==> flow/design.v <==
module DECODER_UNIT
(input wire [1:0]            alu_fun,
output reg arith_enable,logic_enable,comp_enable,shift_enable);
  always@(*)
  begin
    arith_enable = 1'b0;
    logic_enable = 1'b0;
    comp_enable = 1'b0;
    shift_enable = 1'b0;
    case(alu_fun)
      4'b00:arith_enable = 1'b1;
      4'b01:logic_enable = 1'b1;
      4'b10:comp_enable = 1'b1;
      4'b11:shift_enable = 1'b1;
      default: begin
            arith_enable = 1'b0;
            logic_enable = 1'b0;
            comp_enable =1'b 0;
            shift_enable = 1'b0;
        end
      endcase
  end
endmodule
module ARITHMATIC_UNIT#(parameter alu_width =16)
(
  input wire [alu_width-1:0]  A,B,
  input wire                  clk,rst,
  input wire arith_enable,
  input wire [1:0]            alu_fun,
  output reg                  arith_flag,carry_out,
  output reg [alu_width-1:0]  arith_out);
reg [alu_width:0] arith_out_reg;
wire carry_out_reg;
reg arith_flag_reg;  
always@(posedge clk or negedge rst)
begin
  if(!rst)
    begin
    arith_out <= 16'b0;
    carry_out <= 16'b0;
    arith_flag <= 16'b0;
    end
  else
   begin
    arith_out <= arith_out_reg[alu_width-1:0];
    carry_out <= carry_out_reg;
    arith_flag <= arith_flag_reg;
   end 
end
always@(*)
  begin
    arith_out_reg   = 1'b0  ;
    arith_flag_reg  = 1'b0 ;
      if(arith_enable)
        begin
    case(alu_fun)  
    4'b00:begin
    arith_out_reg   = A+B  ;
    arith_flag_reg  = 1'b1 ;
            end
    4'b01:begin
    arith_out_reg   = A-B  ;
    arith_flag_reg  = 1'b1 ;
           end
    4'b10:begin
    arith_out_reg   = A*B  ;
    arith_flag_reg  = 1'b1 ;
            end
    4'b11:begin
    arith_out_reg   = (B == 0) ? {1'b0, {alu_width{1'b1}}} : A/B  ;
    arith_flag_reg  = 1'b1 ;
           end
          endcase
          end    
end
assign carry_out_reg = arith_out_reg[alu_width] ;
endmodule
module LOGIC_UNIT#(parameter alu_width =16)
(
  input wire [alu_width-1:0]  A,B,
  input wire                  clk,rst,
  input wire logic_enable,
  input wire [1:0]            alu_fun,
  output reg                  logic_flag,
  output reg [alu_width-1:0]  logic_out);
reg [alu_width-1:0] logic_out_reg;
reg logic_flag_reg;
always @ (posedge clk or negedge rst)
 begin 
   if (!rst)
     begin
      logic_out  <= 'b0 ;
      logic_flag <= 'b0 ;	
	 end
   else
     begin   
      logic_out  <= logic_out_reg ;
      logic_flag <= logic_flag_reg ;
	 end
 end	
always@(*)
begin
    logic_out_reg  = 1'b0  ;
    logic_flag_reg = 1'b0 ;
    if(logic_enable)
        begin
    case(alu_fun)  
    4'b00:begin
    logic_out_reg   = A&B  ;
    logic_flag_reg  = 1'b1 ;
            end
    4'b01:begin
    logic_out_reg   = A|B  ;
    logic_flag_reg  = 1'b1 ;
           end
    4'b10:begin
    logic_out_reg   = ~(A&B) ;
    logic_flag_reg  = 1'b1 ;
            end
    4'b11:begin
    logic_out_reg   = ~(A|B) ;
    logic_flag_reg  = 1'b1 ;
           end
          endcase
          end            
end 
endmodule
module comparsion_unit#(parameter alu_width =16)
(
  input wire [alu_width-1:0]  A,B,
  input wire                  clk,rst,
  input wire comp_enable,
  input wire [1:0]            alu_fun,
  output reg                  comp_flag,
  output reg [alu_width-1:0]  comp_out);
reg comp_out_reg ;
reg  comp_flag_reg ;
always @ (posedge clk or negedge rst)
 begin 
   if (!rst)
     begin
      comp_out  <= 'b0 ;
      comp_flag <= 'b0 ;	
	 end
   else
     begin   
      comp_out  <= comp_out_reg ;
      comp_flag <= comp_flag_reg ;
	 end
 end
always@(*)
    begin
      comp_out_reg = 1'b0;
      comp_flag_reg = 1'b0;
      if(comp_enable)
        begin
  case(alu_fun)
      4'b00:begin
      comp_out_reg = 1'b0;
      comp_flag_reg = 1'b1;
      end 
      4'b01:begin
        comp_flag_reg  = 1'b1;
        if(A==B)
           begin
    comp_out_reg = 1'b1;
          end
       else
          begin
    comp_out_reg   = 1'b0;
          end
        end
    4'b10:begin
      comp_flag_reg  = 1'b1 ;
      if(A > B)
        begin
    comp_out_reg   = 1'b1;
        end
    else
        begin
    comp_out_reg   = 1'b0;
        end
        end
    4'b11:begin
      comp_flag_reg  = 1'b1;
      if(A < B)
          begin
    comp_out_reg   = 16'b1;
          end
    else
          begin
    comp_out_reg   = 1'b0;
          end
      end
   endcase
          end
   end
  endmodule
module shift_unit#(parameter alu_width =16)
(
  input wire [alu_width-1:0]  A,B,
  input wire                  clk,rst,
  input wire                shift_enable,
  input wire [1:0]            alu_fun,
  output reg                  shift_flag,
  output reg [alu_width-1:0]  shift_out);
reg [alu_width-1:0]  shift_out_reg ;
reg shift_flag_reg ;
always @ (posedge clk or negedge rst)
 begin 
   if (!rst)
     begin
      shift_out  <= 'b0 ;
      shift_flag <= 'b0 ;	
	 end
   else
     begin   
      shift_out  <= shift_out_reg ;
      shift_flag <= shift_flag_reg ;
	 end
 end
   always@(*)
begin
        shift_out_reg = 1'b0;
        shift_flag_reg = 1'b0;
      if(shift_enable)
        begin
      case(alu_fun)  
        4'b00:begin
        shift_flag_reg = 1'b1;
        shift_out_reg = A >> 1;
        end
        4'b01:begin
        shift_out_reg = A << 1;
        shift_flag_reg = 1'b1;
        end
        4'b10:begin
        shift_flag_reg = 1'b1;
        shift_out_reg = B >> 1;
         end
        4'b11:begin
        shift_flag_reg = 1'b1;
        shift_out_reg = B << 1;
        end
      endcase
end
end 
endmodule
module TOP_VIEW#(parameter alu_width =16)
(
  input wire [alu_width-1:0]    A,B,
  input wire                    clk,rst,
  input wire [3:0]              alu_fun,
  output wire                   arith_flag,carry_out,logic_flag,comp_flag,shift_flag,
  output wire [alu_width-1:0]   arith_out,logic_out,comp_out,shift_out
  );
wire                  comp_enable ;
wire                  shift_enable ;
wire                  logic_enable ;
wire                  arith_enable ;
  DECODER_UNIT U_decoder(
  .alu_fun(alu_fun[3:2]),
  .arith_enable(arith_enable),
  .logic_enable(logic_enable),
  .shift_enable(shift_enable),
  .comp_enable(comp_enable)
  );
  ARITHMATIC_UNIT U_arithmatic(
  .A(A),
  .arith_enable(arith_enable),
  .B(B),
  .clk(clk),
  .rst(rst),
  .alu_fun(alu_fun[1:0]),
  .arith_out(arith_out),
  .arith_flag(arith_flag),
  .carry_out(carry_out)
  );
   LOGIC_UNIT U_logic(
  .A(A),
  .logic_enable(logic_enable),
  .B(B),
  .clk(clk),
  .rst(rst),
  .alu_fun(alu_fun[1:0]),
  .logic_out(logic_out),
  .logic_flag(logic_flag)
   );
   comparsion_unit U_comp (
  .A(A),
  .comp_enable(comp_enable),
  .B(B),
  .clk(clk),
  .rst(rst),
  .alu_fun(alu_fun[1:0]),
  .comp_out(comp_out),
  .comp_flag(comp_flag)
  );
  shift_unit U_shift(
  .A(A),
  .shift_enable(shift_enable),
  .B(B),
  .clk(clk),
  .rst(rst),
  .alu_fun(alu_fun[1:0]),
  .shift_out(shift_out),
  .shift_flag(shift_flag)
  );
endmodule
# Step by step through the tools: TOP_VIEW
# Module TOP_VIEW before and after one edit of its RTL, step after step.
# Lines under "before" count in the file above, lines under "after" in the edited file.
# "change" is "after" less "before", of the values as shown; "change_rel_pct" is that difference over "before", in percent.
# Library cell names are shortened.
setup:
  top: "TOP_VIEW"
  clock: "clk"
  cell_library: "sky130hd"
  lib_corner: "tt_025C_1v80"

# Edit of the RTL
# The edit as a unified diff against the file above.
# The edit is scripted: it alters the design's behaviour and was not made to optimise anything.
# begin of diff
@@ -204,5 +204,5 @@
   input wire [1:0]            alu_fun,
   output reg                  shift_flag,
-  output reg [alu_width-1:0]  shift_out);
+  output reg [alu_width/2-1:0]  shift_out);
 reg [alu_width-1:0]  shift_out_reg ;
 reg shift_flag_reg ;
# end of diff

# After elaboration
# Yosys after proc, flatten, opt, wreduce and memory -nomap, before mapping. Enables and synchronous resets that opt folds into registers are not counted as muxes. Memory bits, and registers merged into a memory's read port (data or address), are not among the register bits. Print and check cells are not counted. Equal cells are merged and count once.
op_classes:
  columns: ["item", "before", "after", "change", "change_rel_pct"]
  rows:
  - ["addsub", 2, 2, 0, 0.00]
  - ["n_mul", 1, 1, 0, 0.00]
  - ["n_div", 1, 1, 0, 0.00]
  - ["compare", 2, 2, 0, 0.00]
  - ["eq_ne", 7, 7, 0, 0.00]
  - ["n_mux", 21, 21, 0, 0.00]
  - ["bitwise", 4, 4, 0, 0.00]
  - ["n_reduce_logical", 8, 8, 0, 0.00]
ops:
  columns: ["operator", "before", "after", "change", "change_rel_pct"]
  rows:
  - ["16-bit 2-to-1 mux", 2, 1, -1, -50.00]
  - ["16-bit case mux with 4-bit select", 2, 1, -1, -50.00]
  - ["8-bit 2-to-1 mux", 0, 1, 1, null]
  - ["8-bit case mux with 4-bit select", 0, 1, 1, null]
# Operator kinds equal on both sides are left out: 21.
bits:
  columns: ["item", "before", "after", "change", "change_rel_pct"]
  rows:
  - ["register_bits", 54, 46, -8, -14.81]
  - ["input_bits", 38, 38, 0, 0.00]
  - ["output_inout_bits", 69, 69, 0, 0.00]
  - ["wordCells", 55, 55, 0, 0.00]

# Logic depth
# Yosys ltp: most cells in a row. Word level: on the elaborated netlist, between registers, memories and ports. Mapped: between sequential cells and ports; inverters and the memories' decode and read muxes count.
depth:
  columns: ["item", "before", "after", "change", "change_rel_pct"]
  rows:
  - ["depth_word", 4, 4, 0, 0.00]
  - ["ABC_AREA", "0", "0", null, null]
  - ["ltp_mapped", 143, 137, -6, -4.20]

# After synthesis
# The flow's flattened synthesis, as Yosys stat reports it; memories are mapped. The netlist is that of the ABC_AREA named above (0 if unset); the other value can give another one.
mapped:
  columns: ["item", "before", "after", "change", "change_rel_pct"]
  rows:
  - ["mapped_cells", 2054, 2073, 19, 0.93]
  - ["mapped_area_mm2", 0.0162156, 0.0160604, -0.0001552, -0.96]
  - ["seqArea_mm2", 0.0013513, 0.0011511, -0.0002002, -14.82]
  - ["flip_flops", 54, 46, -8, -14.81]
  - ["buf_cells", 101, 99, -2, -1.98]
by_type:
  columns: ["cell", "before", "after", "change", "change_rel_pct"]
  rows:
  - ["a21oi_1", 113, 134, 21, 18.58]
  - ["nor2_1", 242, 224, -18, -7.44]
  - ["or3_1", 14, 32, 18, 128.57]
  - ["nor2b_1", 35, 20, -15, -42.86]
  - ["mux2i_1", 28, 13, -15, -53.57]
  - ["nor3_1", 64, 50, -14, -21.88]
  - ["inv_1", 199, 210, 11, 5.53]
  - ["o21a_1", 37, 46, 9, 24.32]
  - ["buf_4", 15, 24, 9, 60.00]
  - ["and2_1", 10, 19, 9, 90.00]
  - ["o221ai_1", 3, 12, 9, 300.00]
  - ["dfrtp_1", 54, 46, -8, -14.81]
  - ["xor2_1", 42, 34, -8, -19.05]
  - ["o211ai_1", 16, 24, 8, 50.00]
  - ["mux4_2", 15, 7, -8, -53.33]
  - ["buf_2", 8, 0, -8, -100.00]
  - ["xnor2_1", 105, 99, -6, -5.71]
  - ["o21ai_0", 68, 74, 6, 8.82]
# Cell types equal on both sides are left out: 21.
# Not every row of either side is listed.
# By module: a second synthesis without flattening, with its own total; a netlist apart from the flattened one above.
unflattened:
  columns: ["item", "before", "after", "change", "change_rel_pct"]
  rows:
  - ["hier_cells", 2031, 2027, -4, -0.20]
  - ["hier_area_mm2", 0.0159741, 0.0155774, -0.0003967, -2.48]
# Rows give one instance, submodules left out.
by_module_before:
  columns: ["module", "n_inst", "n_cells", "mod_area_mm2", "mod_seq_area_mm2"]
  rows:
  - ["ARITHMATIC_UNIT", 1, 1837, 0.0137807, 0.0004504]
  - ["LOGIC_UNIT", 1, 56, 0.000807, 0.0004254]
  - ["shift_unit", 1, 55, 0.000732, 0.0004254]
  - ["comparsion_unit", 1, 79, 0.0006281, 0.00005]
  - ["DECODER_UNIT", 1, 4, 0.0000263, 0]
  - ["TOP_VIEW", 1, 0, 0, 0]
by_module_after:
  columns: ["module", "n_inst", "n_cells", "mod_area_mm2", "mod_seq_area_mm2"]
  rows:
  - ["ARITHMATIC_UNIT", 1, 1849, 0.0136644, 0.0004504]
  - ["LOGIC_UNIT", 1, 56, 0.000807, 0.0004254]
  - ["comparsion_unit", 1, 79, 0.0006281, 0.00005]
  - ["shift_unit", 1, 30, 0.0003879, 0.0002252]
  - ["TOP_VIEW", 1, 9, 0.0000638, 0]
  - ["DECODER_UNIT", 1, 4, 0.0000263, 0]

# Timing after synthesis
# OpenSTA on the mapped netlist: ideal clock, no wires. The path of least setup slack (recovery checks aside). Input and output delay are each 20% of the period. Register names are those of the netlist, which keeps one name where synthesis merged equal registers.
synth_path:
  columns: ["item", "before", "after", "change", "change_rel_pct"]
  rows:
  - ["kind", "input port to flip-flop", "input port to flip-flop", null, null]
  - ["startpoint", "input port B[0]", "input port B[0]", null, null]
  - ["endpoint", "register U_arithmatic.arith_out[0]", "register U_arithmatic.arith_out[0]", null, null]
  - ["tclk_ns", 36.0, 36.0, 0.0, 0.00]
  - ["setup_time_ns", 0.124, 0.129, 0.005, null]
  - ["t_first_pin_ns", 7.200, 7.200, 0.000, 0.00]
  - ["arrival_ns", 35.642, 34.944, -0.698, -1.96]
  - ["slack_ns", 0.234, 0.927, 0.693, null]
  - ["delay_ns", 28.566, 27.873, -0.693, -2.43]
  - ["driving_pins", 136, 126, -10, -7.35]
  - ["period_less_setup_slack_ns", 35.766, 35.073, -0.693, -1.94]
# "delay_ns" = arrival - input delay + setup time.
# "driving_pins" counts driving pins, that of a launching flip-flop among them; a cell with two outputs on the path counts twice.
# "period_less_setup_slack_ns" = period - worst setup slack (recovery checks aside). The figure is calculated, with input and output delays left at 20% of the set period.
# Between the ends stands the longest chain of elaborated cells between them, by number of cells; it is not shown to be the way that was timed. Of several equally long chains one is given.
# Each line given opens the expression or statement behind the cell; cells for indexed reads and writes are added by Yosys, which also makes memories of some case tables.
synth_via_before:
  path_cell_list: "clkbuf_1 > clkinv_1 > ha_1 > o21ai_0 > nand2b_1 > a31oi_1 > nor2_1 > ha_1 > o21a_1 > o22ai_1 > or4_1 > o31ai_1 > ha_1 > nor3_1 > a211oi_1 > nand3_1 > mux2_2 > ha_1 > [100 not listed] > a31oi_1 > o21ai_0 > o41a_1 > clkbuf_1 > nor2_1 > a21oi_1 > ha_1 > nor2b_1 > o21a_1 > o21a_1 > o21a_1 > o21ai_0 > nand2b_1 > a21oi_1 > nor3_1 > a2111oi_0 > o21ai_0 > o31a_1"
  elab_chain_cells: 4
  cells_between: 8
  classes_between: "2 x add/sub; 1 x mul; 1 x div; 3 x mux; 1 x reduce/logical"
synth_rtl_before:
  columns: ["item", "line_no", "source"]
  rows:
  - ["start: declaration", 251, "input wire [alu_width-1:0]    A,B,"]
  - ["16-bit by 16-bit divider with 17-bit output", 70, "arith_out_reg   = (B == 0) ? {1'b0, {alu_width{1'b1}}} : A/B  ;"]
  - ["17-bit 2-to-1 mux", 70, null]
  - ["17-bit case mux with 4-bit select", 56, "case(alu_fun)"]
  - ["17-bit 2-to-1 mux", 54, "if(arith_enable)"]
  - ["end: assignment", 39, "arith_out <= 16'b0;"]
  - ["end: assignment", 45, "arith_out <= arith_out_reg[alu_width-1:0];"]
  - ["end: declaration", 31, "output reg [alu_width-1:0]  arith_out);"]
synth_via_after:
  path_cell_list: "clkbuf_1 > clkinv_1 > ha_1 > o21ai_0 > a21oi_1 > and4_1 > ha_1 > a21oi_1 > nand2_1 > o211ai_1 > a22o_1 > inv_1 > ha_1 > a21o_1 > o21ai_0 > a21o_1 > mux2_2 > ha_1 > [90 not listed] > a21o_1 > o22ai_1 > o22a_1 > clkbuf_1 > clkbuf_1 > nor2_1 > a21oi_1 > ha_1 > nor2b_1 > o21a_1 > o21a_1 > o21a_1 > o21ai_0 > a21oi_1 > o41ai_1 > a21oi_1 > nor3_1 > a31oi_1"
  elab_chain_cells: 4
  cells_between: 8
  classes_between: "2 x add/sub; 1 x mul; 1 x div; 3 x mux; 1 x reduce/logical"
synth_rtl_after:
  columns: ["item", "line_no", "source"]
  rows:
  - ["start: declaration", 251, "input wire [alu_width-1:0]    A,B,"]
  - ["16-bit by 16-bit divider with 17-bit output", 70, "arith_out_reg   = (B == 0) ? {1'b0, {alu_width{1'b1}}} : A/B  ;"]
  - ["17-bit 2-to-1 mux", 70, null]
  - ["17-bit case mux with 4-bit select", 56, "case(alu_fun)"]
  - ["17-bit 2-to-1 mux", 54, "if(arith_enable)"]
  - ["end: assignment", 39, "arith_out <= 16'b0;"]
  - ["end: assignment", 45, "arith_out <= arith_out_reg[alu_width-1:0];"]
  - ["end: declaration", 31, "output reg [alu_width-1:0]  arith_out);"]

# Worst path after layout
# From the final timing report of each run of set A: the path of least setup slack in the routed layout; clock arrival at registers is part of the times.
layout_path:
  columns: ["item", "before", "after", "change", "change_rel_pct"]
  rows:
  - ["kind", "input port to flip-flop", "input port to flip-flop", null, null]
  - ["startpoint", "input port B[10]", "input port B[9]", null, null]
  - ["endpoint", "register U_arithmatic.arith_out[0]", "register U_arithmatic.arith_out[0]", null, null]
  - ["tclk_ns", 35.1, 35.1, 0.0, 0.00]
  - ["setup_time_ns", 0.11, 0.12, 0.01, null]
  - ["t_first_pin_ns", 7.02, 7.02, 0.00, 0.00]
  - ["arrival_ns", 34.06, 34.07, 0.01, 0.03]
  - ["slack_ns", 1.24, 1.19, -0.05, null]
  - ["driving_pins", 128, 128, 0, 0.00]
# Between the ends stands the longest chain of elaborated cells between them, by number of cells; it is not shown to be the way that was timed. Of several equally long chains one is given.
layout_via_before:
  path_cell_list: "clkdlybuf4s50_1 > nor4_4 > and4_4 > and4_1 > nor2_1 > ha_1 > o21a_1 > o22ai_1 > nor2_1 > mux2i_1 > ha_1 > o21a_1 > o21a_1 > or2_2 > xnor2_1 > o21ai_0 > ha_1 > a21o_1 > [92 not listed] > nand2b_1 > a21oi_2 > o21ai_2 > o41a_1 > buf_4 > nor2_1 > a21oi_1 > ha_1 > o21a_1 > o21a_1 > o21a_1 > o21ai_1 > nand2b_1 > a21oi_1 > nor3_1 > a2111oi_1 > o21ai_0 > o31a_1"
  elab_chain_cells: 4
  cells_between: 5
  classes_between: "1 x div; 3 x mux; 1 x reduce/logical"
layout_rtl_before:
  columns: ["item", "line_no", "source"]
  rows:
  - ["start: declaration", 251, "input wire [alu_width-1:0]    A,B,"]
  - ["16-bit by 16-bit divider with 17-bit output", 70, "arith_out_reg   = (B == 0) ? {1'b0, {alu_width{1'b1}}} : A/B  ;"]
  - ["17-bit 2-to-1 mux", 70, null]
  - ["17-bit case mux with 4-bit select", 56, "case(alu_fun)"]
  - ["17-bit 2-to-1 mux", 54, "if(arith_enable)"]
  - ["end: assignment", 39, "arith_out <= 16'b0;"]
  - ["end: assignment", 45, "arith_out <= arith_out_reg[alu_width-1:0];"]
  - ["end: declaration", 31, "output reg [alu_width-1:0]  arith_out);"]
layout_via_after:
  path_cell_list: "clkdlybuf4s50_1 > or4_4 > nor3_4 > and2_2 > nand2_1 > nand2_1 > o21ai_1 > ha_1 > o211ai_1 > a211oi_1 > a31oi_1 > a22o_1 > inv_1 > ha_1 > a21o_1 > o21ai_2 > a21o_1 > mux2_2 > [92 not listed] > a21o_1 > a21o_1 > a21oi_1 > o21ai_0 > a21oi_1 > o22ai_2 > o22a_2 > buf_4 > buf_4 > nand2b_1 > o221ai_1 > ha_1 > a21oi_1 > nor2b_1 > o41ai_2 > a21oi_1 > nor3_1 > a31oi_1"
  elab_chain_cells: 4
  cells_between: 5
  classes_between: "1 x div; 3 x mux; 1 x reduce/logical"
layout_rtl_after:
  columns: ["item", "line_no", "source"]
  rows:
  - ["start: declaration", 251, "input wire [alu_width-1:0]    A,B,"]
  - ["16-bit by 16-bit divider with 17-bit output", 70, "arith_out_reg   = (B == 0) ? {1'b0, {alu_width{1'b1}}} : A/B  ;"]
  - ["17-bit 2-to-1 mux", 70, null]
  - ["17-bit case mux with 4-bit select", 56, "case(alu_fun)"]
  - ["17-bit 2-to-1 mux", 54, "if(arith_enable)"]
  - ["end: assignment", 39, "arith_out <= 16'b0;"]
  - ["end: assignment", 45, "arith_out <= arith_out_reg[alu_width-1:0];"]
  - ["end: declaration", 31, "output reg [alu_width-1:0]  arith_out);"]

# Flow runs
# Runs of the flow (Yosys, OpenROAD) on both versions; the two runs of a pair have the same settings. The constraints put input and output delay at 20% of the set period each and load the outputs with 0.01 pF.
settings_set_A:
  CORE_UTILIZATION: 40
  period_ns: 35.1
  CAP_MARGIN: 20
  CORE_MARGIN: 2
  SLEW_MARGIN: 20
measured_set_A:
  columns: ["item", "before", "after", "change", "change_rel_pct"]
  rows:
  - ["synthArea_mm2", 0.0162156, 0.0160604, -0.0001552, -0.96]
  - ["die_mm2", 0.0421645, 0.0417691, -0.0003954, -0.94]
  - ["stdcell_area_mm2", 0.019261, 0.0189494, -0.0003116, -1.62]
  - ["fin_ws_ns", 1.243, 1.185, -0.058, null]
  - ["achieved_period_ns", 33.857, 33.915, 0.058, 0.17]
settings_set_B:
  ABC_AREA: 0
  CORE_MARGIN: 8
  CORE_UTILIZATION: 38
  CTS_CLUSTER_DIAMETER: 186
  GPL_TIMING_DRIVEN: 0
  MAX_ROUTING_LAYER: "met5"
  PLACE_DENSITY: 0.66
  SETUP_SLACK_MARGIN: -0.1
  TNS_END_PERCENT: 90
  period_ns: 23.5
  CAP_MARGIN: 20
  SLEW_MARGIN: 20
measured_set_B:
  columns: ["item", "before", "after", "change", "change_rel_pct"]
  rows:
  - ["synthArea_mm2", 0.0162156, 0.0160604, -0.0001552, -0.96]
  - ["die_mm2", 0.0495396, 0.0490977, -0.0004419, -0.89]
  - ["stdcell_area_mm2", 0.022185, 0.0215031, -0.0006819, -3.07]
  - ["fin_ws_ns", -7.131, -7.036, 0.095, null]
  - ["achieved_period_ns", 30.631, 30.536, -0.095, -0.31]
# "achieved_period_ns": clock period set for the run, less the worst setup slack. It is reckoned from that one timing run; input and output delays stay at 20% of the period that was set.
